==> flow/design.v <==
`timescale 1ns / 1ps
module display_controller(
	input clk,  
	input rst,
	output hSync, vSync,
	output reg bright,
	output reg[9:0] hCount, 
	output reg [9:0] vCount  
	);
	always @ (posedge clk, posedge rst)
		begin
		if (rst)
			begin
			hCount <= 0;
			vCount <= 0;
			end
		else if (hCount < 10'd799)
			begin
			hCount <= hCount + 1;
			end
		else if (vCount < 10'd524)
			begin
			hCount <= 0;
			vCount <= vCount + 1;
			end
		else
			begin
			hCount <= 0;
			vCount <= 0;
			end
		end
	assign hSync = (hCount < 96) ? 0:1;
	assign vSync = (vCount < 2) ? 0:1;
	always @(posedge clk, posedge rst)
		begin
		if (rst)
			bright <= 0;
		else if(hCount > 10'd143 && hCount < 10'd784 && vCount > 10'd34 && vCount < 10'd516)
			bright <= 1;
		else
			bright <= 0;
		end	
endmodule
`timescale 1ns / 1ps
module game_control(
	input clk,
	input en,  
	input bright,
	input rst,
	input up, input left, input right, input down,
	input [9:0] hCount, vCount,
	output reg [11:0] rgb,
	output reg [3:0] lives 
   );
	wire block_fill;
	wire block_white_fill_2;
	wire block_white_fill_3;
	wire block_white_fill_4;
	wire block_white_fill_5;
	wire block_white_fill_6;
	wire block_white_fill_7;
	wire block_white_fill_8;
	wire block_white_fill_9;
	wire block_white_fill_10;
	wire block_white_fill_11;
	wire block_red_fill_2;
	wire block_red_fill_3;
	wire block_red_fill_4;
	wire block_red_fill_5;
	wire block_red_fill_6;
	wire block_red_fill_7;
	wire block_red_fill_8;
	wire block_red_fill_9;
	wire block_red_fill_10;
	wire block_red_fill_11;
	wire block_blue_fill_2;
	wire block_blue_fill_3;
	wire block_blue_fill_4;
	wire block_blue_fill_5;
	wire block_blue_fill_6;
	wire block_blue_fill_7;
	wire block_blue_fill_8;
	wire block_blue_fill_9;
	wire block_blue_fill_10;
	wire block_blue_fill_11;
	wire ball_fill;
	wire start_screen;
	wire win_screen;
	wire lost_screen;
	reg [1:0] enablewhite2;
	reg [1:0] enablewhite3;
	reg [1:0] enablewhite4;
	reg [1:0] enablewhite5;
	reg [1:0] enablewhite6;
	reg [1:0] enablewhite7;
	reg [1:0] enablewhite8;
	reg [1:0] enablewhite9;
	reg [1:0] enablewhite10;
	reg [1:0] enablewhite11;
	reg [1:0] enablered2;
	reg [1:0] enablered3;
	reg [1:0] enablered4;
	reg [1:0] enablered5;
	reg [1:0] enablered6;
	reg [1:0] enablered7;
	reg [1:0] enablered8;
	reg [1:0] enablered9;
	reg [1:0] enablered10;
	reg [1:0] enablered11;
	reg [1:0] enableblue2;
	reg [1:0] enableblue3;
	reg [1:0] enableblue4;
	reg [1:0] enableblue5;
	reg [1:0] enableblue6;
	reg [1:0] enableblue7;
	reg [1:0] enableblue8;
	reg [1:0] enableblue9;
	reg [1:0] enableblue10;
	reg [1:0] enableblue11;
	reg reg_down;
	reg [9:0] xpos, ypos;
	reg [9:0] xpos2, ypos2;
	reg [1:0] move;
	reg [1:0] ydirection;
	reg [1:0] ydir_b, ydir_n;
	reg ydir_nset;
	reg [1:0] xdirection;
	reg [1:0] xspeed;
	parameter BLACK  = 12'b0000_0000_0000;
	parameter WHITE  = 12'b1111_1111_1111;
	parameter RED    = 12'b1111_0000_0000;
	parameter GREEN  = 12'b0000_1111_0000;
	parameter GREY   = 12'b0101_0101_0101;
	parameter YELLOW = 12'b1111_1111_0000;
	parameter CYAN   = 12'b0000_1111_1111;
	parameter BLUE   = 12'b0000_0000_1111;
	always@ (*) begin
		if(reg_down == 1)
			if(~bright )	 
				rgb = 12'b0000_0000_0000;
			else if (lives < 1 && lost_screen && !(enableblue2 == 0 && enableblue3 == 0 && enableblue4 == 0 && enableblue5 == 0 && enableblue6 == 0 && enableblue7 == 0 
			&& enableblue8 == 0 && enableblue9 == 0 && enableblue10 == 0 && enableblue11 == 0 && enablered2 == 0 && enablered3 == 0 && enablered4 == 0 
			&& enablered5 == 0 && enablered6 == 0 && enablered7 == 0 && enablered8 == 0 && enablered9 == 0 && enablered10 == 0 && enablered11 == 0 &&
			enablewhite2 == 0 && enablewhite3 == 0 && enablewhite4 == 0 && enablewhite5 == 0 && enablewhite6 == 0 && enablewhite7 == 0 && enablewhite8 == 0 && 
			enablewhite9 == 0 && enablewhite10 == 0 && enablewhite11 == 0))
				rgb = RED;
			else if (lives >= 1 && block_fill && !(enableblue2 == 0 && enableblue3 == 0 && enableblue4 == 0 && enableblue5 == 0 && enableblue6 == 0 && enableblue7 == 0 
			&& enableblue8 == 0 && enableblue9 == 0 && enableblue10 == 0 && enableblue11 == 0 && enablered2 == 0 && enablered3 == 0 && enablered4 == 0 
			&& enablered5 == 0 && enablered6 == 0 && enablered7 == 0 && enablered8 == 0 && enablered9 == 0 && enablered10 == 0 && enablered11 == 0 &&
			enablewhite2 == 0 && enablewhite3 == 0 && enablewhite4 == 0 && enablewhite5 == 0 && enablewhite6 == 0 && enablewhite7 == 0 && enablewhite8 == 0 && 
			enablewhite9 == 0 && enablewhite10 == 0 && enablewhite11 == 0)) 
				rgb = GREY; 
			else if (lives >= 1 && block_white_fill_2 || block_white_fill_3 || block_white_fill_4 || block_white_fill_5 || block_white_fill_6 || block_white_fill_7|| 
			block_white_fill_8 || block_white_fill_9 || block_white_fill_10 || block_white_fill_11) 
				rgb = WHITE; 
			else if (lives >= 1 && block_red_fill_2 || block_red_fill_3 || block_red_fill_4 || block_red_fill_5 || block_red_fill_6 || block_red_fill_7|| 
			block_red_fill_8 || block_red_fill_9 || block_red_fill_10 || block_red_fill_11)
				rgb = RED; 
			else if (lives >= 1 && block_blue_fill_2 || block_blue_fill_3 || block_blue_fill_4 || block_blue_fill_5 || block_blue_fill_6 || block_blue_fill_7|| 
			block_blue_fill_8 || block_blue_fill_9 || block_blue_fill_10 || block_blue_fill_11)
				rgb = BLUE;
			else if (lives >= 1 && ball_fill && !(enableblue2 == 0 && enableblue3 == 0 && enableblue4 == 0 && enableblue5 == 0 && enableblue6 == 0 && enableblue7 == 0 
			&& enableblue8 == 0 && enableblue9 == 0 && enableblue10 == 0 && enableblue11 == 0 && enablered2 == 0 && enablered3 == 0 && enablered4 == 0 
			&& enablered5 == 0 && enablered6 == 0 && enablered7 == 0 && enablered8 == 0 && enablered9 == 0 && enablered10 == 0 && enablered11 == 0 &&
			enablewhite2 == 0 && enablewhite3 == 0 && enablewhite4 == 0 && enablewhite5 == 0 && enablewhite6 == 0 && enablewhite7 == 0 && enablewhite8 == 0 && 
			enablewhite9 == 0 && enablewhite10 == 0 && enablewhite11 == 0))
				rgb = CYAN;
			else if(lives >= 1 && enableblue2 == 0 && enableblue3 == 0 && enableblue4 == 0 && enableblue5 == 0 && enableblue6 == 0 && enableblue7 == 0 
			&& enableblue8 == 0 && enableblue9 == 0 && enableblue10 == 0 && enableblue11 == 0 && enablered2 == 0 && enablered3 == 0 && enablered4 == 0 
			&& enablered5 == 0 && enablered6 == 0 && enablered7 == 0 && enablered8 == 0 && enablered9 == 0 && enablered10 == 0 && enablered11 == 0 &&
			enablewhite2 == 0 && enablewhite3 == 0 && enablewhite4 == 0 && enablewhite5 == 0 && enablewhite6 == 0 && enablewhite7 == 0 && enablewhite8 == 0 && 
			enablewhite9 == 0 && enablewhite10 == 0 && enablewhite11 == 0 && win_screen)
				rgb = GREEN;
			else	
				rgb= BLACK;	
		else
		  if(~bright )	 
		      rgb = 12'b0000_0000_0000;
		  else if (start_screen)
		      rgb = YELLOW;
		  else
		      rgb = BLACK;
	end
	assign block_fill= vCount>=(ypos-5) && vCount<=(ypos+5) && hCount>=(xpos-50) && hCount<=(xpos+50);
	assign start_screen = ((hCount>= 10'd148) && (hCount <= 10'd776)) && ((vCount >= 10'd40) && (vCount <= 10'd600));
	assign win_screen = ((hCount>= 10'd148) && (hCount <= 10'd776)) && ((vCount >= 10'd40) && (vCount <= 10'd600));
	assign lost_screen = ((hCount>= 10'd148) && (hCount <= 10'd776)) && ((vCount >= 10'd40) && (vCount <= 10'd600));
	assign block_white_fill_2= ((hCount>= 10'd148) && (hCount <= 10'd209)) && ((vCount >= 10'd40) && (vCount <= 10'd90) && (enablewhite2)) ? 1 : 0;
	assign block_white_fill_3= ((hCount>= 10'd211) && (hCount <= 10'd272)) && ((vCount >= 10'd40) && (vCount <= 10'd90) && (enablewhite3)) ? 1 : 0;
	assign block_white_fill_4= ((hCount>= 10'd274) && (hCount <= 10'd335)) && ((vCount >= 10'd40) && (vCount <= 10'd90) && (enablewhite4)) ? 1 : 0;
	assign block_white_fill_5= ((hCount>= 10'd337) && (hCount <= 10'd398)) && ((vCount >= 10'd40) && (vCount <= 10'd90) && (enablewhite5)) ? 1 : 0;
	assign block_white_fill_6= ((hCount>= 10'd400) && (hCount <= 10'd461)) && ((vCount >= 10'd40) && (vCount <= 10'd90) && (enablewhite6)) ? 1 : 0;
	assign block_white_fill_7= ((hCount>= 10'd463) && (hCount <= 10'd524)) && ((vCount >= 10'd40) && (vCount <= 10'd90) && (enablewhite7)) ? 1 : 0;
	assign block_white_fill_8= ((hCount>= 10'd526) && (hCount <= 10'd587)) && ((vCount >= 10'd40) && (vCount <= 10'd90) && (enablewhite8)) ? 1 : 0;
	assign block_white_fill_9= ((hCount>= 10'd589) && (hCount <= 10'd650)) && ((vCount >= 10'd40) && (vCount <= 10'd90) && (enablewhite9)) ? 1 : 0;
	assign block_white_fill_10= ((hCount>= 10'd652) && (hCount <= 10'd713)) && ((vCount >= 10'd40) && (vCount <= 10'd90) && (enablewhite10)) ? 1 : 0;
	assign block_white_fill_11= ((hCount>= 10'd715) && (hCount <= 10'd776)) && ((vCount >= 10'd40) && (vCount <= 10'd90) && (enablewhite11)) ? 1 : 0;
	assign block_red_fill_2= ((hCount>= 10'd148) && (hCount <= 10'd209)) && ((vCount >= 10'd91) && (vCount <= 10'd141) && (enablered2)) ? 1 : 0;
	assign block_red_fill_3= ((hCount>= 10'd211) && (hCount <= 10'd272)) && ((vCount >= 10'd91) && (vCount <= 10'd141) && (enablered3)) ? 1 : 0;
	assign block_red_fill_4= ((hCount>= 10'd274) && (hCount <= 10'd335)) && ((vCount >= 10'd91) && (vCount <= 10'd141) && (enablered4)) ? 1 : 0;
	assign block_red_fill_5= ((hCount>= 10'd337) && (hCount <= 10'd398)) && ((vCount >= 10'd91) && (vCount <= 10'd141) && (enablered5)) ? 1 : 0;
	assign block_red_fill_6= ((hCount>= 10'd400) && (hCount <= 10'd461)) && ((vCount >= 10'd91) && (vCount <= 10'd141) && (enablered6)) ? 1 : 0;
	assign block_red_fill_7= ((hCount>= 10'd463) && (hCount <= 10'd524)) && ((vCount >= 10'd91) && (vCount <= 10'd141) && (enablered7)) ? 1 : 0;
	assign block_red_fill_8= ((hCount>= 10'd526) && (hCount <= 10'd587)) && ((vCount >= 10'd91) && (vCount <= 10'd141) && (enablered8)) ? 1 : 0;
	assign block_red_fill_9= ((hCount>= 10'd589) && (hCount <= 10'd650)) && ((vCount >= 10'd91) && (vCount <= 10'd141) && (enablered9)) ? 1 : 0;
	assign block_red_fill_10= ((hCount>= 10'd652) && (hCount <= 10'd713)) && ((vCount >= 10'd91) && (vCount <= 10'd141) && (enablered10)) ? 1 : 0;
	assign block_red_fill_11= ((hCount>= 10'd715) && (hCount <= 10'd776)) && ((vCount >= 10'd91) && (vCount <= 10'd141) && (enablered11)) ? 1 : 0;
	assign block_blue_fill_2= ((hCount>= 10'd148) && (hCount <= 10'd209)) && ((vCount >= 10'd142) && (vCount <= 10'd192) && (enableblue2)) ? 1 : 0;
	assign block_blue_fill_3= ((hCount>= 10'd211) && (hCount <= 10'd272)) && ((vCount >= 10'd142) && (vCount <= 10'd192) && (enableblue3)) ? 1 : 0;
	assign block_blue_fill_4= ((hCount>= 10'd274) && (hCount <= 10'd335)) && ((vCount >= 10'd142) && (vCount <= 10'd192) && (enableblue4)) ? 1 : 0;
	assign block_blue_fill_5= ((hCount>= 10'd337) && (hCount <= 10'd398)) && ((vCount >= 10'd142) && (vCount <= 10'd192) && (enableblue5)) ? 1 : 0;
	assign block_blue_fill_6= ((hCount>= 10'd400) && (hCount <= 10'd461)) && ((vCount >= 10'd142) && (vCount <= 10'd192) && (enableblue6)) ? 1 : 0;
	assign block_blue_fill_7= ((hCount>= 10'd463) && (hCount <= 10'd524)) && ((vCount >= 10'd142) && (vCount <= 10'd192) && (enableblue7)) ? 1 : 0;
	assign block_blue_fill_8= ((hCount>= 10'd526) && (hCount <= 10'd587)) && ((vCount >= 10'd142) && (vCount <= 10'd192) && (enableblue8)) ? 1 : 0;
	assign block_blue_fill_9= ((hCount>= 10'd589) && (hCount <= 10'd650)) && ((vCount >= 10'd142) && (vCount <= 10'd192) && (enableblue9)) ? 1 : 0;
	assign block_blue_fill_10= ((hCount>= 10'd652) && (hCount <= 10'd713)) && ((vCount >= 10'd142) && (vCount <= 10'd192) && (enableblue10)) ? 1 : 0;
	assign block_blue_fill_11= ((hCount>= 10'd715) && (hCount <= 10'd776)) && ((vCount >= 10'd142) && (vCount <= 10'd192) && (enableblue11)) ? 1 : 0;
	assign ball_fill =  (vCount>=(ypos2) && vCount<=(ypos2) && hCount>=(xpos2-10) && hCount<=(xpos2+10) || 
	                     vCount>=(ypos2-1) && vCount<=(ypos2+1) && hCount>=(xpos2-10) && hCount<=(xpos2+10)||
						 vCount>=(ypos2-2) && vCount<=(ypos2+2) && hCount>=(xpos2-10) && hCount<=(xpos2+10)|| 
	                     vCount>=(ypos2-3) && vCount<=(ypos2+3) && hCount>=(xpos2-8) && hCount<=(xpos2+8)||
						 vCount>=(ypos2-4) && vCount<=(ypos2+4) && hCount>=(xpos2-8) && hCount<=(xpos2+8) ||
	                     vCount>=(ypos2-5) && vCount<=(ypos2+5) && hCount>=(xpos2-6) && hCount<=(xpos2+6) ||
						 vCount>=(ypos2-6) && vCount<=(ypos2+6) && hCount>=(xpos2-6) && hCount<=(xpos2+6) ||
	                     vCount>=(ypos2-7) && vCount<=(ypos2+7) && hCount>=(xpos2-4) && hCount<=(xpos2+4)||
						 vCount>=(ypos2-7) && vCount<=(ypos2+7) && hCount>=(xpos2-4) && hCount<=(xpos2+4)||
	                     vCount>=(ypos2-8) && vCount<=(ypos2+8) && hCount>=(xpos2-2) && hCount<=(xpos2+2) ||
	                     vCount>=(ypos2-9) && vCount<=(ypos2+9) && hCount>=(xpos2-1) && hCount<=(xpos2+1));
	always@ (posedge clk, posedge rst)
		begin
			if(rst)
			begin
				reg_down <= 0;
				move <= 0;
			end	
		    else if (en && down) 
				reg_down <= 1;
			else if(en && up && reg_down == 1)
				move <=1;
		end
	always@(posedge clk, posedge rst) 
	begin
		if(rst)
			begin 
				lives <= 3'd3;
				enablewhite2 <= 1;
				enablewhite3 <= 1;
				enablewhite4 <= 1;
				enablewhite5 <= 1;
				enablewhite6 <= 1;
				enablewhite7 <= 1;
				enablewhite8 <= 1;
				enablewhite9 <= 1;
				enablewhite10 <= 1;
				enablewhite11 <= 1;
				enablered2 <= 1;
				enablered3 <= 1;
				enablered4 <= 1;
				enablered5 <= 1;
				enablered6 <= 1;
				enablered7 <= 1;
				enablered8 <= 1;
				enablered9 <= 1;
				enablered10 <= 1;
				enablered11 <= 1;
				enableblue2 <= 1;
				enableblue3 <= 1;
				enableblue4 <= 1;
				enableblue5 <= 1;
				enableblue6 <= 1;
				enableblue7 <= 1;
				enableblue8 <= 1;
				enableblue9 <= 1;
				enableblue10 <= 1;
				enableblue11 <= 1;
				xpos <= 450;
				ypos <= 470;
				xpos2 <= 450;
				ypos2 <= 456;
				ydirection <= 1;
				xdirection <= 2;
				xspeed <= 0;
			end
		else if (en && reg_down == 1)
			begin
			ydir_b = ydirection;
			ydir_n = ydirection;
			ydir_nset = 1'b0;
			if ((ypos2 + 4 > 465) && (ypos2 + 4 < 467) && ydir_b == 0) 
				begin
					if ((xpos2 >= xpos - 50) && (xpos2 <= xpos + 50))
						begin ydir_n = 1; ydir_nset = 1'b1; end
					if ((xpos2 >= xpos - 1) && (xpos2 <= xpos + 1))
						begin
							xdirection <= 2;
							xspeed <= 0;
						end
					if ((xpos2 >= xpos - 50) && (xpos2 <= xpos -27))
						begin
							xdirection <= 0;
							xspeed <= 2;
						end
					if ((xpos2 >= xpos - 26) && (xpos2 <= xpos - 2))
						begin
							xdirection <= 0;
							xspeed <= 1;
						end
					if ((xpos2 >= xpos + 2) && (xpos2 <= xpos + 26))
						begin
							xdirection <= 1;
							xspeed <= 1;
						end
					if ((xpos2 >= xpos + 27) && (xpos2 <= xpos +50))
					begin
						xdirection <= 1;
						xspeed <= 2;
					end
			end
			begin
				if ((ypos2 - 4 <= 192))
					begin
						if ((xpos2 - 10 >= 148) && (xpos2 + 10 <= 210) && (enableblue2))
						begin
							enableblue2 <= 0;
							ydir_b = 0;
						end
						if ((xpos2 - 10 >= 211) && (xpos2 + 10 <= 273) && (enableblue3))
						begin
							enableblue3 <= 0;
							ydir_b = 0;
						end
						if ((xpos2 - 10 >= 274) && (xpos2 + 10 <= 336) && (enableblue4))
						begin
							enableblue4 <= 0;
							ydir_b = 0;
						end
						if ((xpos2 - 10 >= 337) && (xpos2 + 10 <= 399) && (enableblue5))
						begin
							enableblue5 <= 0;
							ydir_b = 0;
						end
						if ((xpos2 - 10 >= 400) && (xpos2 + 10 <= 462) && (enableblue6))
						begin
							enableblue6 <= 0;
							ydir_b = 0;
						end
						if ((xpos2 - 10 >= 461) && (xpos2 + 10 <= 525) && (enableblue7))
						begin
							enableblue7 <= 0;
							ydir_b = 0;
						end
						if ((xpos2 - 10 >= 526) && (xpos2 + 10 <= 588) && (enableblue8))
						begin
							enableblue8 <= 0;
							ydir_b = 0;
						end
						if ((xpos2 - 10 >= 589) && (xpos2 + 10 <= 651) && (enableblue9))
						begin
							enableblue9 <= 0;
							ydir_b = 0;
						end
						if ((xpos2 - 10 >= 652) && (xpos2 + 10 <= 714) && (enableblue10))
						begin
							enableblue10 <= 0;
							ydir_b = 0;
						end
						if ((xpos2 - 10 >= 715) && (xpos2 + 10 <= 778) && (enableblue11))
						begin
							enableblue11 <= 0;
							ydir_b = 0;
						end
					end
			end
			begin
				if ((ypos2 + 4 <= 146) && (ypos2 + 4 >= 142) && (ydir_b == 0))
					begin
						if ((xpos2 - 10 >= 148) && (xpos2 + 10 <= 210) && (enableblue2))
						begin
							enableblue2 <= 0;
							ydir_b = 1;
						end
						if ((xpos2 - 10 >= 211) && (xpos2 + 10 <= 273) && (enableblue3))
						begin
							enableblue3 <= 0;
							ydir_b = 1;
						end
						if ((xpos2 - 10 >= 274) && (xpos2 + 10 <= 336) && (enableblue4))
						begin
							enableblue4 <= 0;
							ydir_b = 1;
						end
						if ((xpos2 - 10 >= 337) && (xpos2 + 10 <= 399) && (enableblue5))
						begin
							enableblue5 <= 0;
							ydir_b = 1;
						end
						if ((xpos2 - 10 >= 400) && (xpos2 + 10 <= 462) && (enableblue6))
						begin
							enableblue6 <= 0;
							ydir_b = 1;
						end
						if ((xpos2 - 10 >= 463) && (xpos2 + 10 <= 525) && (enableblue7))
						begin
							enableblue7 <= 0;
							ydir_b = 1;
						end
						if ((xpos2 - 10 >= 526) && (xpos2 + 10 <= 588) && (enableblue8))
						begin
							enableblue8 <= 0;
							ydir_b = 1;
						end
						if ((xpos2 - 10 >= 589) && (xpos2 + 10 <= 651) && (enableblue9))
						begin
							enableblue9 <= 0;
							ydir_b = 1;
						end
						if ((xpos2 - 10 >= 652) && (xpos2 + 10 <= 714) && (enableblue10))
						begin
							enableblue10 <= 0;
							ydir_b = 1;
						end
						if ((xpos2 - 10 >= 715) && (xpos2 + 10 <= 776) && (enableblue11))
						begin
							enableblue11 <= 0;
							ydir_b = 1;
						end
					end
			end
			begin
				if ((ypos2 - 4 <= 192) && (ypos2 - 4 >= 142))
					begin
						if ((xpos2 - 10 >= 205) && (xpos2 - 10 <= 209) && (enableblue2))
						begin
							enableblue2 <= 0;
							xdirection <= 1;
						end
						if ((xpos2 + 10 >= 148) && (xpos2 + 10 <= 152) && (enableblue2))
						begin
							enableblue2 <= 0;
							xdirection <= 0;
						end
						if ((xpos2 - 10 >= 268) && (xpos2 - 10 <= 272) && (enableblue3))
						begin
							enableblue3 <= 0;
							xdirection <= 1;
						end
						if ((xpos2 + 10 >= 211) && (xpos2 + 10 <= 215) && (enableblue3))
						begin
							enableblue3 <= 0;
							xdirection <= 0;
						end
						if ((xpos2 - 10 >= 331) && (xpos2 - 10 <= 335) && (enableblue4))
						begin
							enableblue4 <= 0;
							xdirection <= 1;
						end
						if ((xpos2 + 10 >= 274) && (xpos2 + 10 <= 278) && (enableblue4))
						begin
							enableblue4 <= 0;
							xdirection <= 0;
						end
						if ((xpos2 - 10 >= 394) && (xpos2 - 10 <= 398) && (enableblue5))
						begin
							enableblue5 <= 0;
							xdirection <= 1;
						end
						if ((xpos2 + 10 >= 337) && (xpos2 + 10 <= 341) && (enableblue5))
						begin
							enableblue5 <= 0;
							xdirection <= 0;
						end
						if ((xpos2 - 10 >= 457) && (xpos2 - 10 <= 461) && (enableblue6))
						begin
							enableblue6 <= 0;
							xdirection <= 1;
						end
						if ((xpos2 + 10 >= 400) && (xpos2 + 10 <= 404) && (enableblue6))
						begin
							enableblue6 <= 0;
							xdirection <= 0;
						end
						if ((xpos2 - 10 >= 520) && (xpos2 - 10 <= 524) && (enableblue7))
						begin
							enableblue7 <= 0;
							xdirection <= 1;
						end
						if ((xpos2 + 10 >= 463) && (xpos2 + 10 <= 467) && (enableblue7))
						begin
							enableblue7 <= 0;
							xdirection <= 0;
						end
						if ((xpos2 - 10 >= 583) && (xpos2 - 10 <= 587) && (enableblue8))
						begin
							enableblue8 <= 0;
							xdirection <= 1;
						end
						if ((xpos2 + 10 >= 526) && (xpos2 + 10 <= 530) && (enableblue8))
						begin
							enableblue8 <= 0;
							xdirection <= 0;
						end
						if ((xpos2 - 10 >= 646) && (xpos2 - 10 <= 650) && (enableblue9))
						begin
							enableblue9 <= 0;
							xdirection <= 1;
						end
						if ((xpos2 + 10 >= 589) && (xpos2 + 10 <= 593) && (enableblue9))
						begin
							enableblue9 <= 0;
							xdirection <= 0;
						end
						if ((xpos2 - 10 >= 709) && (xpos2 - 10 <= 713) && (enableblue10))
						begin
							enableblue10 <= 0;
							xdirection <= 1;
						end
						if ((xpos2 + 10 >= 652) && (xpos2 + 10 <= 656) && (enableblue10))
						begin
							enableblue10 <= 0;
							xdirection <= 0;
						end
						if ((xpos2 - 10 >= 772) && (xpos2 - 10 <= 776) && (enableblue11))
						begin
							enableblue11 <= 0;
							xdirection <= 1;
						end
						if ((xpos2 + 10 >= 715) && (xpos2 + 10 <= 719) && (enableblue11))
						begin
							enableblue11 <= 0;
							xdirection <= 0;
						end
					end
			end
			begin
				if ((ypos2 - 4 <= 141))
					begin
						if ((xpos2 - 10 >= 148) && (xpos2 + 10 <= 210) && (enablered2))
						begin
							enablered2 <= 0;
							ydir_b = 0;
						end
						if ((xpos2 - 10 >= 211) && (xpos2 + 10 <= 273) && (enablered3))
						begin
							enablered3 <= 0;
							ydir_b = 0;
						end
						if ((xpos2 - 10 >= 274) && (xpos2 + 10 <= 336) && (enablered4))
						begin
							enablered4 <= 0;
							ydir_b = 0;
						end
						if ((xpos2 - 10 >= 337) && (xpos2 + 10 <= 399) && (enablered5))
						begin
							enablered5 <= 0;
							ydir_b = 0;
						end
						if ((xpos2 - 10 >= 400) && (xpos2 + 10 <= 462) && (enablered6))
						begin
							enablered6 <= 0;
							ydir_b = 0;
						end
						if ((xpos2 - 10 >= 463) && (xpos2 + 10 <= 525) && (enablered7))
						begin
							enablered7 <= 0;
							ydir_b = 0;
						end
						if ((xpos2 - 10 >= 526) && (xpos2 + 10 <= 588) && (enablered8))
						begin
							enablered8 <= 0;
							ydir_b = 0;
						end
						if ((xpos2 - 10 >= 589) && (xpos2 + 10 <= 651) && (enablered9))
						begin
							enablered9 <= 0;
							ydir_b = 0;
						end
						if ((xpos2 - 10 >= 652) && (xpos2 + 10 <= 714) && (enablered10))
						begin
							enablered10 <= 0;
							ydir_b = 0;
						end
						if ((xpos2 - 10 >= 715) && (xpos2 + 10 <= 778) && (enablered11))
						begin
							enablered11 <= 0;
							ydir_b = 0;
						end
					end
			end	
			begin
				if ((ypos2 + 4 <= 92) && ydir_b == 0)
					begin
						if ((xpos2 - 10 >= 148) && (xpos2 + 10 <= 210) && (enablered2))
						begin
							enablered2 <= 0;
							ydir_b = 1;
						end
						if ((xpos2 - 10 >= 211) && (xpos2 + 10 <= 273) && (enablered3))
						begin
							enablered3 <= 0;
							ydir_b = 1;
						end
						if ((xpos2 - 10 >= 274) && (xpos2 + 10 <= 336) && (enablered4))
						begin
							enablered4 <= 0;
							ydir_b = 1;
						end
						if ((xpos2 - 10 >= 337) && (xpos2 + 10 <= 399) && (enablered5))
						begin
							enablered5 <= 0;
							ydir_b = 1;
						end
						if ((xpos2 - 10 >= 400) && (xpos2 + 10 <= 462) && (enablered6))
						begin
							enablered6 <= 0;
							ydir_b = 1;
						end
						if ((xpos2 - 10 >= 463) && (xpos2 + 10 <= 525) && (enablered7))
						begin
							enablered7 <= 0;
							ydir_b = 1;
						end
						if ((xpos2 - 10 >= 526) && (xpos2 + 10 <= 588) && (enablered8))
						begin
							enablered8 <= 0;
							ydir_b = 1;
						end
						if ((xpos2 - 10 >= 589) && (xpos2 + 10 <= 651) && (enablered9))
						begin
							enablered9 <= 0;
							ydir_b = 1;
						end
						if ((xpos2 - 10 >= 652) && (xpos2 + 10 <= 714) && (enablered10))
						begin
							enablered10 <= 0;
							ydir_b = 1;
						end
						if ((xpos2 - 10 >= 715) && (xpos2 + 10 <= 778) && (enablered11))
						begin
							enablered11 <= 0;
							ydir_b = 1;
						end
					end
			end	
			begin
				if ((ypos2 - 4 <= 141) && (ypos2 - 4 >= 91))
					begin
						if ((xpos2 - 10 >= 205) && (xpos2 - 10 <= 209) && (enablered2))
						begin
							enablered2 <= 0;
							xdirection <= 1;
						end
						if ((xpos2 + 10 >= 148) && (xpos2 + 10 <= 152) && (enablered2))
						begin
							enablered2 <= 0;
							xdirection <= 0;
						end
						if ((xpos2 - 10 >= 268) && (xpos2 - 10 <= 272) && (enablered3))
						begin
							enablered3 <= 0;
							xdirection <= 1;
						end
						if ((xpos2 + 10 >= 211) && (xpos2 + 10 <= 215) && (enablered3))
						begin
							enablered3 <= 0;
							xdirection <= 0;
						end
						if ((xpos2 - 10 >= 331) && (xpos2 - 10 <= 335) && (enablered4))
						begin
							enablered4 <= 0;
							xdirection <= 1;
						end
						if ((xpos2 + 10 >= 274) && (xpos2 + 10 <= 278) && (enablered4))
						begin
							enablered4 <= 0;
							xdirection <= 0;
						end
						if ((xpos2 - 10 >= 394) && (xpos2 - 10 <= 398) && (enablered5))
						begin
							enablered5 <= 0;
							xdirection <= 1;
						end
						if ((xpos2 + 10 >= 337) && (xpos2 + 10 <= 341) && (enablered5))
						begin
							enablered5 <= 0;
							xdirection <= 0;
						end
						if ((xpos2 - 10 >= 457) && (xpos2 - 10 <= 461) && (enablered6))
						begin
							enablered6 <= 0;
							xdirection <= 1;
						end
						if ((xpos2 + 10 >= 400) && (xpos2 + 10 <= 404) && (enablered6))
						begin
							enablered6 <= 0;
							xdirection <= 0;
						end
						if ((xpos2 - 10 >= 520) && (xpos2 - 10 <= 524) && (enablered7))
						begin
							enablered7 <= 0;
							xdirection <= 1;
						end
						if ((xpos2 + 10 >= 463) && (xpos2 + 10 <= 467) && (enablered7))
						begin
							enablered7 <= 0;
							xdirection <= 0;
						end
						if ((xpos2 - 10 >= 583) && (xpos2 - 10 <= 587) && (enablered8))
						begin
							enablered8 <= 0;
							xdirection <= 1;
						end
						if ((xpos2 + 10 >= 526) && (xpos2 + 10 <= 530) && (enablered8))
						begin
							enablered8 <= 0;
							xdirection <= 0;
						end
						if ((xpos2 - 10 >= 646) && (xpos2 - 10 <= 650) && (enablered9))
						begin
							enablered9 <= 0;
							xdirection <= 1;
						end
						if ((xpos2 + 10 >= 589) && (xpos2 + 10 <= 593) && (enablered9))
						begin
							enablered9 <= 0;
							xdirection <= 0;
						end
						if ((xpos2 - 10 >= 709) && (xpos2 - 10 <= 713) && (enablered10))
						begin
							enablered10 <= 0;
							xdirection <= 1;
						end
						if ((xpos2 + 10 >= 652) && (xpos2 + 10 <= 656) && (enablered10))
						begin
							enablered10 <= 0;
							xdirection <= 0;
						end
						if ((xpos2 - 10 >= 772) && (xpos2 - 10 <= 776) && (enablered11))
						begin
							enablered11 <= 0;
							xdirection <= 1;
						end
						if ((xpos2 + 10 >= 715) && (xpos2 + 10 <= 719) && (enablered11))
						begin
							enablered11 <= 0;
							xdirection <= 0;
						end
					end
			end
			begin
				if ((ypos2 - 4 <= 90))
					begin
						if ((xpos2 - 10 >= 148) && (xpos2 + 10 <= 210) && (enablewhite2))
						begin
							enablewhite2 <= 0;
							ydir_b = 0;
						end
						if ((xpos2 - 10 >= 211) && (xpos2 + 10 <= 273) && (enablewhite3))
						begin
							enablewhite3 <= 0;
							ydir_b = 0;
						end
						if ((xpos2 - 10 >= 274) && (xpos2 + 10 <= 336) && (enablewhite4))
						begin
							enablewhite4 <= 0;
							ydir_b = 0;
						end
						if ((xpos2 - 10 >= 337) && (xpos2 + 10 <= 399) && (enablewhite5))
						begin
							enablewhite5 <= 0;
							ydir_b = 0;
						end
						if ((xpos2 - 10 >= 400) && (xpos2 + 10 <= 462) && (enablewhite6))
						begin
							enablewhite6 <= 0;
							ydir_b = 0;
						end
						if ((xpos2 - 10 >= 463) && (xpos2 + 10 <= 525) && (enablewhite7))
						begin
							enablewhite7 <= 0;
							ydir_b = 0;
						end
						if ((xpos2 - 10 >= 526) && (xpos2 + 10 <= 588) && (enablewhite8))
						begin
							enablewhite8 <= 0;
							ydir_b = 0;
						end
						if ((xpos2 - 10 >= 589) && (xpos2 + 10 <= 651) && (enablewhite9))
						begin
							enablewhite9 <= 0;
							ydir_b = 0;
						end
						if ((xpos2 - 10 >= 652) && (xpos2 + 10 <= 714) && (enablewhite10))
						begin
							enablewhite10 <= 0;
							ydir_b = 0;
						end
						if ((xpos2 - 10 >= 715) && (xpos2 + 10 <= 778) && (enablewhite11))
						begin
							enablewhite11 <= 0;
							ydir_b = 0;
						end
					end
			end
			begin
				if ((ypos2 - 4 <= 90) && (ypos2 - 4 >= 40))
					begin
						if ((xpos2 - 10 >= 205) && (xpos2 - 10 <= 209) && (enablewhite2))
						begin
							enablewhite2 <= 0;
							xdirection <= 1;
						end
						if ((xpos2 + 10 >= 148) && (xpos2 + 10 <= 152) && (enablewhite2))
						begin
							enablewhite2 <= 0;
							xdirection <= 0;
						end
						if ((xpos2 - 10 >= 268) && (xpos2 - 10 <= 272) && (enablewhite3))
						begin
							enablewhite3 <= 0;
							xdirection <= 1;
						end
						if ((xpos2 + 10 >= 211) && (xpos2 + 10 <= 215) && (enablewhite3))
						begin
							enablewhite3 <= 0;
							xdirection <= 0;
						end
						if ((xpos2 - 10 >= 331) && (xpos2 - 10 <= 335) && (enablewhite4))
						begin
							enablewhite4 <= 0;
							xdirection <= 1;
						end
						if ((xpos2 + 10 >= 274) && (xpos2 + 10 <= 278) && (enablewhite4))
						begin
							enablewhite4 <= 0;
							xdirection <= 0;
						end
						if ((xpos2 - 10 >= 394) && (xpos2 - 10 <= 398) && (enablewhite5))
						begin
							enablewhite5 <= 0;
							xdirection <= 1;
						end
						if ((xpos2 + 10 >= 337) && (xpos2 + 10 <= 341) && (enablewhite5))
						begin
							enablewhite5 <= 0;
							xdirection <= 0;
						end
						if ((xpos2 - 10 >= 457) && (xpos2 - 10 <= 461) && (enablewhite6))
						begin
							enablewhite6 <= 0;
							xdirection <= 1;
						end
						if ((xpos2 + 10 >= 400) && (xpos2 + 10 <= 404) && (enablewhite6))
						begin
							enablewhite6 <= 0;
							xdirection <= 0;
						end
						if ((xpos2 - 10 >= 520) && (xpos2 - 10 <= 524) && (enablewhite7))
						begin
							enablewhite7 <= 0;
							xdirection <= 1;
						end
						if ((xpos2 + 10 >= 463) && (xpos2 + 10 <= 467) && (enablewhite7))
						begin
							enablewhite7 <= 0;
							xdirection <= 0;
						end
						if ((xpos2 - 10 >= 583) && (xpos2 - 10 <= 587) && (enablewhite8))
						begin
							enablewhite8 <= 0;
							xdirection <= 1;
						end
						if ((xpos2 + 10 >= 526) && (xpos2 + 10 <= 530) && (enablewhite8))
						begin
							enablewhite8 <= 0;
							xdirection <= 0;
						end
						if ((xpos2 - 10 >= 646) && (xpos2 - 10 <= 650) && (enablewhite9))
						begin
							enablewhite9 <= 0;
							xdirection <= 1;
						end
						if ((xpos2 + 10 >= 589) && (xpos2 + 10 <= 593) && (enablewhite9))
						begin
							enablewhite9 <= 0;
							xdirection <= 0;
						end
						if ((xpos2 - 10 >= 709) && (xpos2 - 10 <= 713) && (enablewhite10))
						begin
							enablewhite10 <= 0;
							xdirection <= 1;
						end
						if ((xpos2 + 10 >= 652) && (xpos2 + 10 <= 656) && (enablewhite10))
						begin
							enablewhite10 <= 0;
							xdirection <= 0;
						end
						if ((xpos2 - 10 >= 772) && (xpos2 - 10 <= 776) && (enablewhite11))
						begin
							enablewhite11 <= 0;
							xdirection <= 1;
						end
						if ((xpos2 + 10 >= 715) && (xpos2 + 10 <= 719) && (enablewhite11))
						begin
							enablewhite11 <= 0;
							xdirection <= 0;
						end
					end
			end
		if ((ypos2 - 4 <= 41) && (ydir_b)) 
			begin ydir_n = 0; ydir_nset = 1'b1; end
		if ((xpos2 - 5 <= 147) && (xdirection == 0)) 
			xdirection <= 1;
		if ((xpos2 + 5 >= 777) && (xdirection == 1)) 
			xdirection <= 0;
		if(move && ypos2 <= 475)
			begin
				if (ydir_b == 1)
					ypos2 <= ypos2 - 2;
				else if (ydir_b == 0)
					ypos2 <= ypos2 + 2;
				else if (ydir_b == 2)
					ypos2 <= ypos2 - 1;
				if (xdirection == 0)
				begin
					if (xspeed == 2)
					begin
						if( xpos2 - 4 >= 148)
							xpos2 <= xpos2 - 4;
					end
					else if (xspeed == 1)
					begin
						if( xpos2 - 2 >= 148)
							xpos2 <= xpos2 - 2;
					end
				end
				else if (xdirection == 1)
				begin
					if (xspeed == 2)
					begin
						if( xpos2 + 4 <= 776)
							xpos2 <= xpos2 + 4;
					end
					else if (xspeed == 1)
					begin
						if( xpos2 + 2 <= 776)
							xpos2 <= xpos2 + 2;
					end
				end
				else if (xdirection == 2)
				begin
					xpos2 <= xpos2;
				end
			end
		else if (ypos2 >= 471)
			begin 
				lives <= lives - 3'd1;
				if (ypos2 >= 472)
					begin
						xpos <= 450;
						ypos <= 470;
						xpos2 <= 450;
						ypos2 <= 456;
						begin ydir_n = 1; ydir_nset = 1'b1; end
						xdirection <= 2;
					end
			end
		if(right) 
			begin
				xpos<=xpos+4;  
				if(xpos>=730)  
					xpos<=730;
			end
		else if(left) 
			begin
				xpos<=xpos-4;
				if(xpos<=200)
					xpos<=200;
			end
			ydirection <= ydir_nset ? ydir_n : ydir_b;
		end
	end
endmodule
module display_lives(
	input clk,
	input[3:0] displayNumber,
	output reg [3:0] anode,
	output reg [6:0] ssdOut	
    );
	reg [20:0] refresh;
	reg [3:0] LEDNumber;
	wire [1:0] LEDCounter;
	always @ (posedge clk)
	begin
		refresh <= refresh + 21'd1;
	end
	assign LEDCounter = refresh[20:19];
	always @ (*)
	 begin
		begin
			anode = 4'b1110;
			LEDNumber = displayNumber;
		end	
	end
	always @ (*)
    begin
        case (LEDNumber)
        4'd0: ssdOut = 7'b0000001;     
        4'd1: ssdOut = 7'b1001111; 
        4'd2: ssdOut = 7'b0010010; 
        4'd3: ssdOut = 7'b0000110;  
        default: ssdOut = 7'b0000110; 
        endcase
    end
endmodule
`timescale 1ns / 1ps
module vga_top(
	input ClkPort,
	input BtnC,
	input BtnU,
	input BtnD,
	input BtnR,
	input BtnL,
	input MoveTick,  
	output hSync, vSync,
	output [3:0] vgaR, vgaG, vgaB,
	output An0, An1, An2, An3, An4, An5, An6, An7,
	output Ca, Cb, Cc, Cd, Ce, Cf, Cg, Dp,
	output MemOE, MemWR, RamCS, QuadSpiFlashCS
	);
	wire Reset;
	assign Reset=BtnC;
	wire bright;
	wire[9:0] hc, vc;
	wire[3:0] lives;
	wire [6:0] ssdOut;
	wire [3:0] anode;
	wire [11:0] rgb;
	display_controller dc(.clk(ClkPort), .rst(Reset), .hSync(hSync), .vSync(vSync), .bright(bright), .hCount(hc), .vCount(vc));
	game_control sc(.clk(ClkPort), .en(MoveTick), .bright(bright), .rst(BtnC), .up(BtnU), .down(BtnD),.left(BtnL),.right(BtnR),.hCount(hc), .vCount(vc), .rgb(rgb), .lives(lives));
	display_lives cnt(.clk(ClkPort), .displayNumber(lives), .anode(anode), .ssdOut(ssdOut));
	assign vgaR = rgb[11 : 8];
	assign vgaG = rgb[7  : 4];
	assign vgaB = rgb[3  : 0];
	assign {MemOE, MemWR, RamCS, QuadSpiFlashCS} = 4'b1111;
	assign {An7, An6, An5, An4, An3, An2, An1, An0} = {4'b1111, anode};
	assign {Ca, Cb, Cc, Cd, Ce, Cf, Cg} = ssdOut[6 : 0];
	assign Dp = 1'b1;  
endmodule
### Reports on vga_top

What the tools print for vga_top, step after step.
Line numbers count from 1 in the design file above.
Operators: Yosys type, input widths -> output width; for muxes data width and select width s.
Library cell names are shortened.
The mark - stands for no value.

| inputs | value |
|---|---|
| top | vga_top |
| clock input | ClkPort |
| cell library | sky130hd |
| timing corner | tt_025C_1v80 |

### Word level

Counts by Yosys on the flattened word-level netlist (proc, flatten, opt, wreduce; memories kept). Register bits leave out memories and registers merged into their read ports (data or address). Print and check cells are left out. Cells with the same type and inputs are merged into one.

| bit counts | value |
|---|---|
| input bits | 7 |
| flip-flop bits (word level) | 123 |

| operators by class | value |
|---|---|
| $lt $le $gt $ge | 168 |
| $add $sub $neg | 47 |
| reductions and logical operators | 412 |
| muxes and demuxes | 412 |
| equality and inequality tests | 16 |
| bitwise operators | 2 |

Operators with widths:

| operator | count |
|---|---|
| $ge 10x32->1 | 21 |
| $le 10x32->1 | 21 |
| $mux 2 | 334 |
| $le 32x10->1 const B | 17 |
| $ge 32x10->1 const B | 14 |
| $ge 32x9->1 const B | 13 |
| $le 32x9->1 const B | 12 |
| $ge 32x8->1 const B | 9 |
| $mux 10 | 26 |
| $le 32x8->1 const B | 8 |
| $logic_and 1x2->1 | 123 |
| $logic_and 1x1->1 | 203 |
| $mux 12 | 10 |
| $add 10x3->11 const B | 7 |
| $sub 10x3->11 const B | 7 |
| $ge 10x9->1 const B | 7 |
| $logic_not 2->1 | 35 |
| $le 32x7->1 const B | 2 |
| $le 10x10->1 const B | 6 |
| $le 10x9->1 const B | 6 |
| $ge 10x10->1 const B | 5 |
| $add 10x2->11 const B | 4 |
| $sub 10x2->11 const B | 4 |
| $add 10x4->11 const B | 4 |
| $sub 10x4->11 const B | 4 |
| $lt 10x10->1 const B | 4 |
| $le 10x8->1 const B | 4 |
| $mux 1 | 40 |

Not listed: further kinds 49, cells in them 107.

### Logic depth

Yosys ltp: most cells in a row. Word level: on the elaborated netlist, between registers, memories and ports. Mapped: between sequential cells and ports; inverters and the memories' decode and read muxes count.

| logic depth | value |
|---|---|
| depth in word-level cells | 77 |
| ABC_AREA | 1 |
| depth in mapped cells | 34 |
| depth with buffers taken out | 34 |

### Synthesis result

The flow's flattened synthesis, as Yosys stat reports it; memories are mapped. The netlist is that of the ABC_AREA named above (0 if unset); the other value can give another one.

Cell types:

| cell type | count | area in all (um^2) |
|---|---|---|
| ha_1 | 377 | 4.72E+03 |
| nand2_1 | 678 | 2.54E+03 |
| nor2_1 | 601 | 2.26E+03 |
| inv_1 | 506 | 1.9E+03 |
| dfrtp_1 | 75 | 1876.8 |
| a21oi_1 | 254 | 1.27E+03 |
| nand3_1 | 246 | 1.23E+03 |
| xor2_1 | 138 | 1.21E+03 |
| dfstp_2 | 45 | 1.18E+03 |
| o21ai_0 | 199 | 995.955 |
| nand4_1 | 131 | 819.536 |
| nor3_1 | 84 | 420.403 |
| nor4_1 | 47 | 294.032 |
| o211ai_1 | 34 | 255.245 |
| nand2_2 | 36 | 225.216 |
| nor2_4 | 20 | 225.216 |
| buf_4 | 29 | 217.709 |
| o22ai_1 | 34 | 212.704 |

Not listed: further types 64, cells in them 493.

| mapped netlist | value |
|---|---|
| mapped flip-flops | 120 |
| buffer cells | 110 |
| area of sequential cells | 3059.2 um^2 |
| mapped cells | 4027 |
| synthesis area | 25522.0 um^2 |

### Timing after synthesis

Path of least setup slack by OpenSTA after synthesis, without wires, with an ideal clock, recovery checks aside; 20% of the period is set as input and as output delay. Where synthesis merged equal registers, the netlist keeps one of their names.

| path after synthesis | value |
|---|---|
| kind | register -> output |
| start point | reg sc.xpos2[1] |
| end point | out vgaB[3] |
| period | 12000 ps |
| path slack | 5794 ps |
| stages | 24 |
| launch time at the first pin | 0 ps |
| data arrival time | 3806 ps |
| buffers on the path | 4 |
| path delay | 3806 ps |
| period reached after synthesis | 6206 ps |

"path delay" = arrival - input delay + setup time.
A path that ends at an output port has no setup time.
"stages": output pins that drive a net of the path, with the launching flip-flop's if there is one; two outputs of one cell count as two.
"period reached after synthesis" is the clock period less the worst setup slack; recovery checks do not enter. This is arithmetic on one report: input and output delays are still those of the set period (20% each).
Between the ends stands the longest chain of elaborated cells between them, by number of cells; it is not shown to be the way that was timed. Of several equally long chains one is given.
A line is the first line of the expression or statement that the cell stems from. Yosys adds cells for indexed reads and writes and turns some case tables into memories.
A register here has more assigning lines than the two given.

| between the ends, after synthesis | value |
|---|---|
| cell sequence | dfstp_2 -> buf_2 -> inv_1 -> clkbuf_1 -> ha_1 -> buf_2 -> clkinv_1 -> ha_1 -> inv_1 -> o21bai_1 -> a21oi_1 -> o221ai_1 -> a21o_1 -> a21oi_1 -> a211oi_1 -> nand2_1 -> a21oi_1 -> a21oi_1 -> nand2_1 -> nand2_1 -> nand2_1 -> nand2_1 -> a21oi_1 -> buf_4 |
| cells in the longest elaborated chain | 24 |

Ends and longest elaborated chain, after synthesis:

| item | RTL line | source |
|---|---|---|
| from (decl) | 122 | `reg [9:0] xpos2, ypos2;` |
| from (assign) | 928 | `xpos2 <= xpos2 - 4;` |
| from (assign) | 933 | `xpos2 <= xpos2 - 2;` |
| $sub 10x4->11 | 218 | `assign ball_fill = (vCount>=(ypos2) && vCount<=(ypos2) && hCount>=(xpos2-10) && hCount<=(xpos2+10) \|\|` |
| $ge 10x32->1 | 218 |  |
| $logic_and 1x1->1 (2 in a row) | 218 |  |
| $logic_or 1x1->1 (10 in a row) | 218 |  |
| $logic_and 1x1->1 (2 in a row) | 162 | `else if (lives >= 1 && ball_fill && !(enableblue2 == 0 && enableblue3 == 0 && enableblue4 == 0 && enableblue5 ...` |
| $mux 12 | 162 |  |
| $mux 12 | 159 | `else if (lives >= 1 && block_blue_fill_2 \|\| block_blue_fill_3 \|\| block_blue_fill_4 \|\| block_blue_fill_5 \|\| blo ...` |
| $mux 12 | 156 | `else if (lives >= 1 && block_red_fill_2 \|\| block_red_fill_3 \|\| block_red_fill_4 \|\| block_red_fill_5 \|\| block_r ...` |
| $mux 12 | 153 | `else if (lives >= 1 && block_white_fill_2 \|\| block_white_fill_3 \|\| block_white_fill_4 \|\| block_white_fill_5 \|\| ...` |
| $mux 12 | 147 | `else if (lives >= 1 && block_fill && !(enableblue2 == 0 && enableblue3 == 0 && enableblue4 == 0 && enableblue5 ...` |
| $mux 12 | 141 | `else if (lives < 1 && lost_screen && !(enableblue2 == 0 && enableblue3 == 0 && enableblue4 == 0 && enableblue5 ...` |
| $mux 12 | 139 | `if(~bright )` |
| $mux 12 | 138 | `if(reg_down == 1)` |
| to (decl) | 1025 | `output [3:0] vgaR, vgaG, vgaB,` |

### Timing after layout

From the final timing report of run 1: the path of least setup slack in the routed layout; clock arrival at registers is part of the times.
The report prints the path's times to 10 ps; the period is as set.

| path post-layout | value |
|---|---|
| kind | register -> output |
| start point | reg sc.ypos2[3] |
| end point | out vgaG[3] |
| data arrival time | 5680 ps |
| launch time at the first pin | 490 ps |
| stages | 25 |
| path slack | 240 ps |
| period | 7400 ps |
| buffers on the path | 1 |

Between the ends stands the longest chain of elaborated cells between them, by number of cells; it is not shown to be the way that was timed. Of several equally long chains one is given.
A register here has more assigning lines than the two given.

| between the ends, post-layout | value |
|---|---|
| cell sequence | dfstp_2 -> ha_1 -> inv_1 -> nor2_1 -> inv_1 -> nor2_1 -> xor2_2 -> a21oi_1 -> ha_1 -> nand2_1 -> nor3_1 -> nand4_1 -> and3_1 -> o22ai_1 -> nand3_1 -> nand3_1 -> nor2_1 -> nand2_1 -> nand2_1 -> nand2_1 -> nand3_1 -> nand2_1 -> nand3_1 -> nand2_1 -> clkdlybuf4s50_1 |
| cells in the longest elaborated chain | 25 |

Ends and longest elaborated chain, post-layout:

| item | RTL line | source |
|---|---|---|
| from (decl) | 122 | `reg [9:0] xpos2, ypos2;` |
| from (assign) | 918 | `ypos2 <= ypos2 - 2;` |
| from (assign) | 920 | `ypos2 <= ypos2 + 2;` |
| $sub 10x1->11 | 219 | `vCount>=(ypos2-1) && vCount<=(ypos2+1) && hCount>=(xpos2-10) && hCount<=(xpos2+10)\|\|` |
| $ge 10x32->1 | 219 |  |
| $logic_and 1x1->1 (3 in a row) | 219 |  |
| $logic_or 1x1->1 (10 in a row) | 218 | `assign ball_fill = (vCount>=(ypos2) && vCount<=(ypos2) && hCount>=(xpos2-10) && hCount<=(xpos2+10) \|\|` |
| $logic_and 1x1->1 (2 in a row) | 162 | `else if (lives >= 1 && ball_fill && !(enableblue2 == 0 && enableblue3 == 0 && enableblue4 == 0 && enableblue5 ...` |
| $mux 12 | 162 |  |
| $mux 12 | 159 | `else if (lives >= 1 && block_blue_fill_2 \|\| block_blue_fill_3 \|\| block_blue_fill_4 \|\| block_blue_fill_5 \|\| blo ...` |
| $mux 12 | 156 | `else if (lives >= 1 && block_red_fill_2 \|\| block_red_fill_3 \|\| block_red_fill_4 \|\| block_red_fill_5 \|\| block_r ...` |
| $mux 12 | 153 | `else if (lives >= 1 && block_white_fill_2 \|\| block_white_fill_3 \|\| block_white_fill_4 \|\| block_white_fill_5 \|\| ...` |
| $mux 12 | 147 | `else if (lives >= 1 && block_fill && !(enableblue2 == 0 && enableblue3 == 0 && enableblue4 == 0 && enableblue5 ...` |
| $mux 12 | 141 | `else if (lives < 1 && lost_screen && !(enableblue2 == 0 && enableblue3 == 0 && enableblue4 == 0 && enableblue5 ...` |
| $mux 12 | 139 | `if(~bright )` |
| $mux 12 | 138 | `if(reg_down == 1)` |
| to (decl) | 1025 | `output [3:0] vgaR, vgaG, vgaB,` |

Add stored flow runs of vga_top

Measured results for vga_top: 4 stored runs of the Yosys and OpenROAD flow on sky130hd. The settings differ; the order carries no meaning. The constraints put input and output delay at 20% of the set period each and load the outputs with 0.01 pF.
"achieved clock period": clock period set for the run, less the worst setup slack. It is reckoned from that one timing run; input and output delays stay at 20% of the period that was set.
"critical path time": the worst setup path's part of the clock period (all of it between registers, 20% less for each end at a port) less its slack. A launch clock that arrives late makes it longer, a capture clock that arrives late makes it shorter.
By "total power of the final layout" is meant OpenSTA's value without simulated activity: inputs other than the clock are taken to toggle once in ten clock periods, and the tool carries that through the logic.
"critical path time" is given in steps of 10 ps.

## Run 1

==> flow/run.sh <==
#!/bin/bash
# the make line also repeats the synthesis and layout settings of config.mk as NAME=value (left out here)
make -C /OpenROAD-flow-scripts/flow DESIGN_CONFIG=/design/flow/config.mk WORK_HOME=/design/flow/orfs CLKGATE_MAP_FILE= finish
==> flow/config.mk <==
export PLATFORM = sky130hd
export DESIGN_NAME = vga_top
export DESIGN_NICKNAME = vga_top
export VERILOG_FILES = /design/flow/design.v
export SDC_FILE = /design/flow/constraint.sdc
export NUM_CORES = 4
export LEC_CHECK = 0
export ABC_AREA = 1
export CAP_MARGIN = 20
export CORE_ASPECT_RATIO = 0.78
export CORE_MARGIN = 7
export CORE_UTILIZATION = 37
export CTS_CLUSTER_SIZE = 27
export GPL_ROUTABILITY_DRIVEN = 0
export GPL_TIMING_DRIVEN = 1
export PLACE_DENSITY_LB_ADDON = 0.08
export SETUP_SLACK_MARGIN = -0.22
export SLEW_MARGIN = 5
export TNS_END_PERCENT = 35
==> flow/constraint.sdc <==
create_clock -name core_clock -period 7.4 [get_ports {ClkPort}]
set_input_delay 1.4800 -clock core_clock [delete_from_list [all_inputs] [get_ports {ClkPort}]]
set_output_delay 1.4800 -clock core_clock [all_outputs]
set_load 0.01 [all_outputs]

| result of run 1 | value |
|---|---|
| critical path time | 5680 ps |
| worst path kind | register -> output |
| final design utilization | 40.6% |
| sum of negative setup slack | 0 ps |
| standard-cell area after layout | 27505.1 um^2 |
| total power of the final layout | 12462 uW |
| synthesis area | 25522.0 um^2 |
| worst-case hold slack | 440 ps |
| die size | 76585.5 um^2 |
| setup slack of the worst path | 243 ps |
| achieved clock period | 7157 ps |

## Run 2

==> flow/run.sh <==
#!/bin/bash
# the make line also repeats the synthesis and layout settings of config.mk as NAME=value (left out here)
make -C /OpenROAD-flow-scripts/flow DESIGN_CONFIG=/design/flow/config.mk WORK_HOME=/design/flow/orfs CLKGATE_MAP_FILE= finish
==> flow/config.mk <==
export PLATFORM = sky130hd
export DESIGN_NAME = vga_top
export DESIGN_NICKNAME = vga_top
export VERILOG_FILES = /design/flow/design.v
export SDC_FILE = /design/flow/constraint.sdc
export NUM_CORES = 4
export LEC_CHECK = 0
export ABC_AREA = 1
export CAP_MARGIN = 20
export CELL_PAD_IN_SITES_DETAIL_PLACEMENT = 2
export CORE_MARGIN = 2
export CORE_UTILIZATION = 54
export GPL_ROUTABILITY_DRIVEN = 0
export GPL_TIMING_DRIVEN = 0
export SLEW_MARGIN = 10
==> flow/constraint.sdc <==
create_clock -name core_clock -period 5.31 [get_ports {ClkPort}]
set_input_delay 1.0620 -clock core_clock [delete_from_list [all_inputs] [get_ports {ClkPort}]]
set_output_delay 1.0620 -clock core_clock [all_outputs]
set_load 0.01 [all_outputs]

Run 2: not finished: placement ended with error DPL-0033

## Run 3

==> flow/run.sh <==
#!/bin/bash
# the make line also repeats the synthesis and layout settings of config.mk as NAME=value (left out here)
make -C /OpenROAD-flow-scripts/flow DESIGN_CONFIG=/design/flow/config.mk WORK_HOME=/design/flow/orfs CLKGATE_MAP_FILE= finish
==> flow/config.mk <==
export PLATFORM = sky130hd
export DESIGN_NAME = vga_top
export DESIGN_NICKNAME = vga_top
export VERILOG_FILES = /design/flow/design.v
export SDC_FILE = /design/flow/constraint.sdc
export NUM_CORES = 4
export LEC_CHECK = 0
export ABC_AREA = 0
export CAP_MARGIN = 20
export CORE_MARGIN = 6
export CORE_UTILIZATION = 68
export CTS_CLUSTER_SIZE = 47
export HOLD_SLACK_MARGIN = 0.26
export MAX_ROUTING_LAYER = met5
export PLACE_DENSITY_LB_ADDON = 0.25
export SLEW_MARGIN = 30
export TNS_END_PERCENT = 55
==> flow/constraint.sdc <==
create_clock -name core_clock -period 12.4 [get_ports {ClkPort}]
set_input_delay 2.4800 -clock core_clock [delete_from_list [all_inputs] [get_ports {ClkPort}]]
set_output_delay 2.4800 -clock core_clock [all_outputs]
set_load 0.01 [all_outputs]

| result of run 3 | value |
|---|---|
| achieved clock period | 9016 ps |
| setup slack of the worst path | 3384 ps |
| final design utilization | 72.9% |
| total power of the final layout | 4295 uW |
| die size | 38247.6 um^2 |
| standard-cell area after layout | 23975.5 um^2 |
| sum of negative setup slack | 0 ps |
| critical path time | 6540 ps |
| worst path kind | register -> output |
| synthesis area | 22914.5 um^2 |
| worst-case hold slack | 458 ps |

## Run 4

==> flow/run.sh <==
#!/bin/bash
# the make line also repeats the synthesis and layout settings of config.mk as NAME=value (left out here)
make -C /OpenROAD-flow-scripts/flow DESIGN_CONFIG=/design/flow/config.mk WORK_HOME=/design/flow/orfs CLKGATE_MAP_FILE= finish
==> flow/config.mk <==
export PLATFORM = sky130hd
export DESIGN_NAME = vga_top
export DESIGN_NICKNAME = vga_top
export VERILOG_FILES = /design/flow/design.v
export SDC_FILE = /design/flow/constraint.sdc
export NUM_CORES = 4
export LEC_CHECK = 0
export ABC_AREA = 1
export CAP_MARGIN = 35
export CORE_MARGIN = 2
export CORE_UTILIZATION = 62
export CTS_CLUSTER_DIAMETER = 171
export GPL_ROUTABILITY_DRIVEN = 0
export PLACE_DENSITY_LB_ADDON = 0.21
export SETUP_SLACK_MARGIN = 1.76
export SLEW_MARGIN = 20
==> flow/constraint.sdc <==
create_clock -name core_clock -period 9.61 [get_ports {ClkPort}]
set_input_delay 1.9220 -clock core_clock [delete_from_list [all_inputs] [get_ports {ClkPort}]]
set_output_delay 1.9220 -clock core_clock [all_outputs]
set_load 0.01 [all_outputs]

| result of run 4 | value |
|---|---|
| sum of negative setup slack | 0 ps |
| setup slack of the worst path | 1853 ps |
| synthesis area | 25522.0 um^2 |
| final design utilization | 66.0% |
| total power of the final layout | 9243 uW |
| achieved clock period | 7757 ps |
| standard-cell area after layout | 26873.3 um^2 |
| worst-case hold slack | 439 ps |
| die size | 42803.5 um^2 |
| critical path time | 5840 ps |
| worst path kind | register -> output |
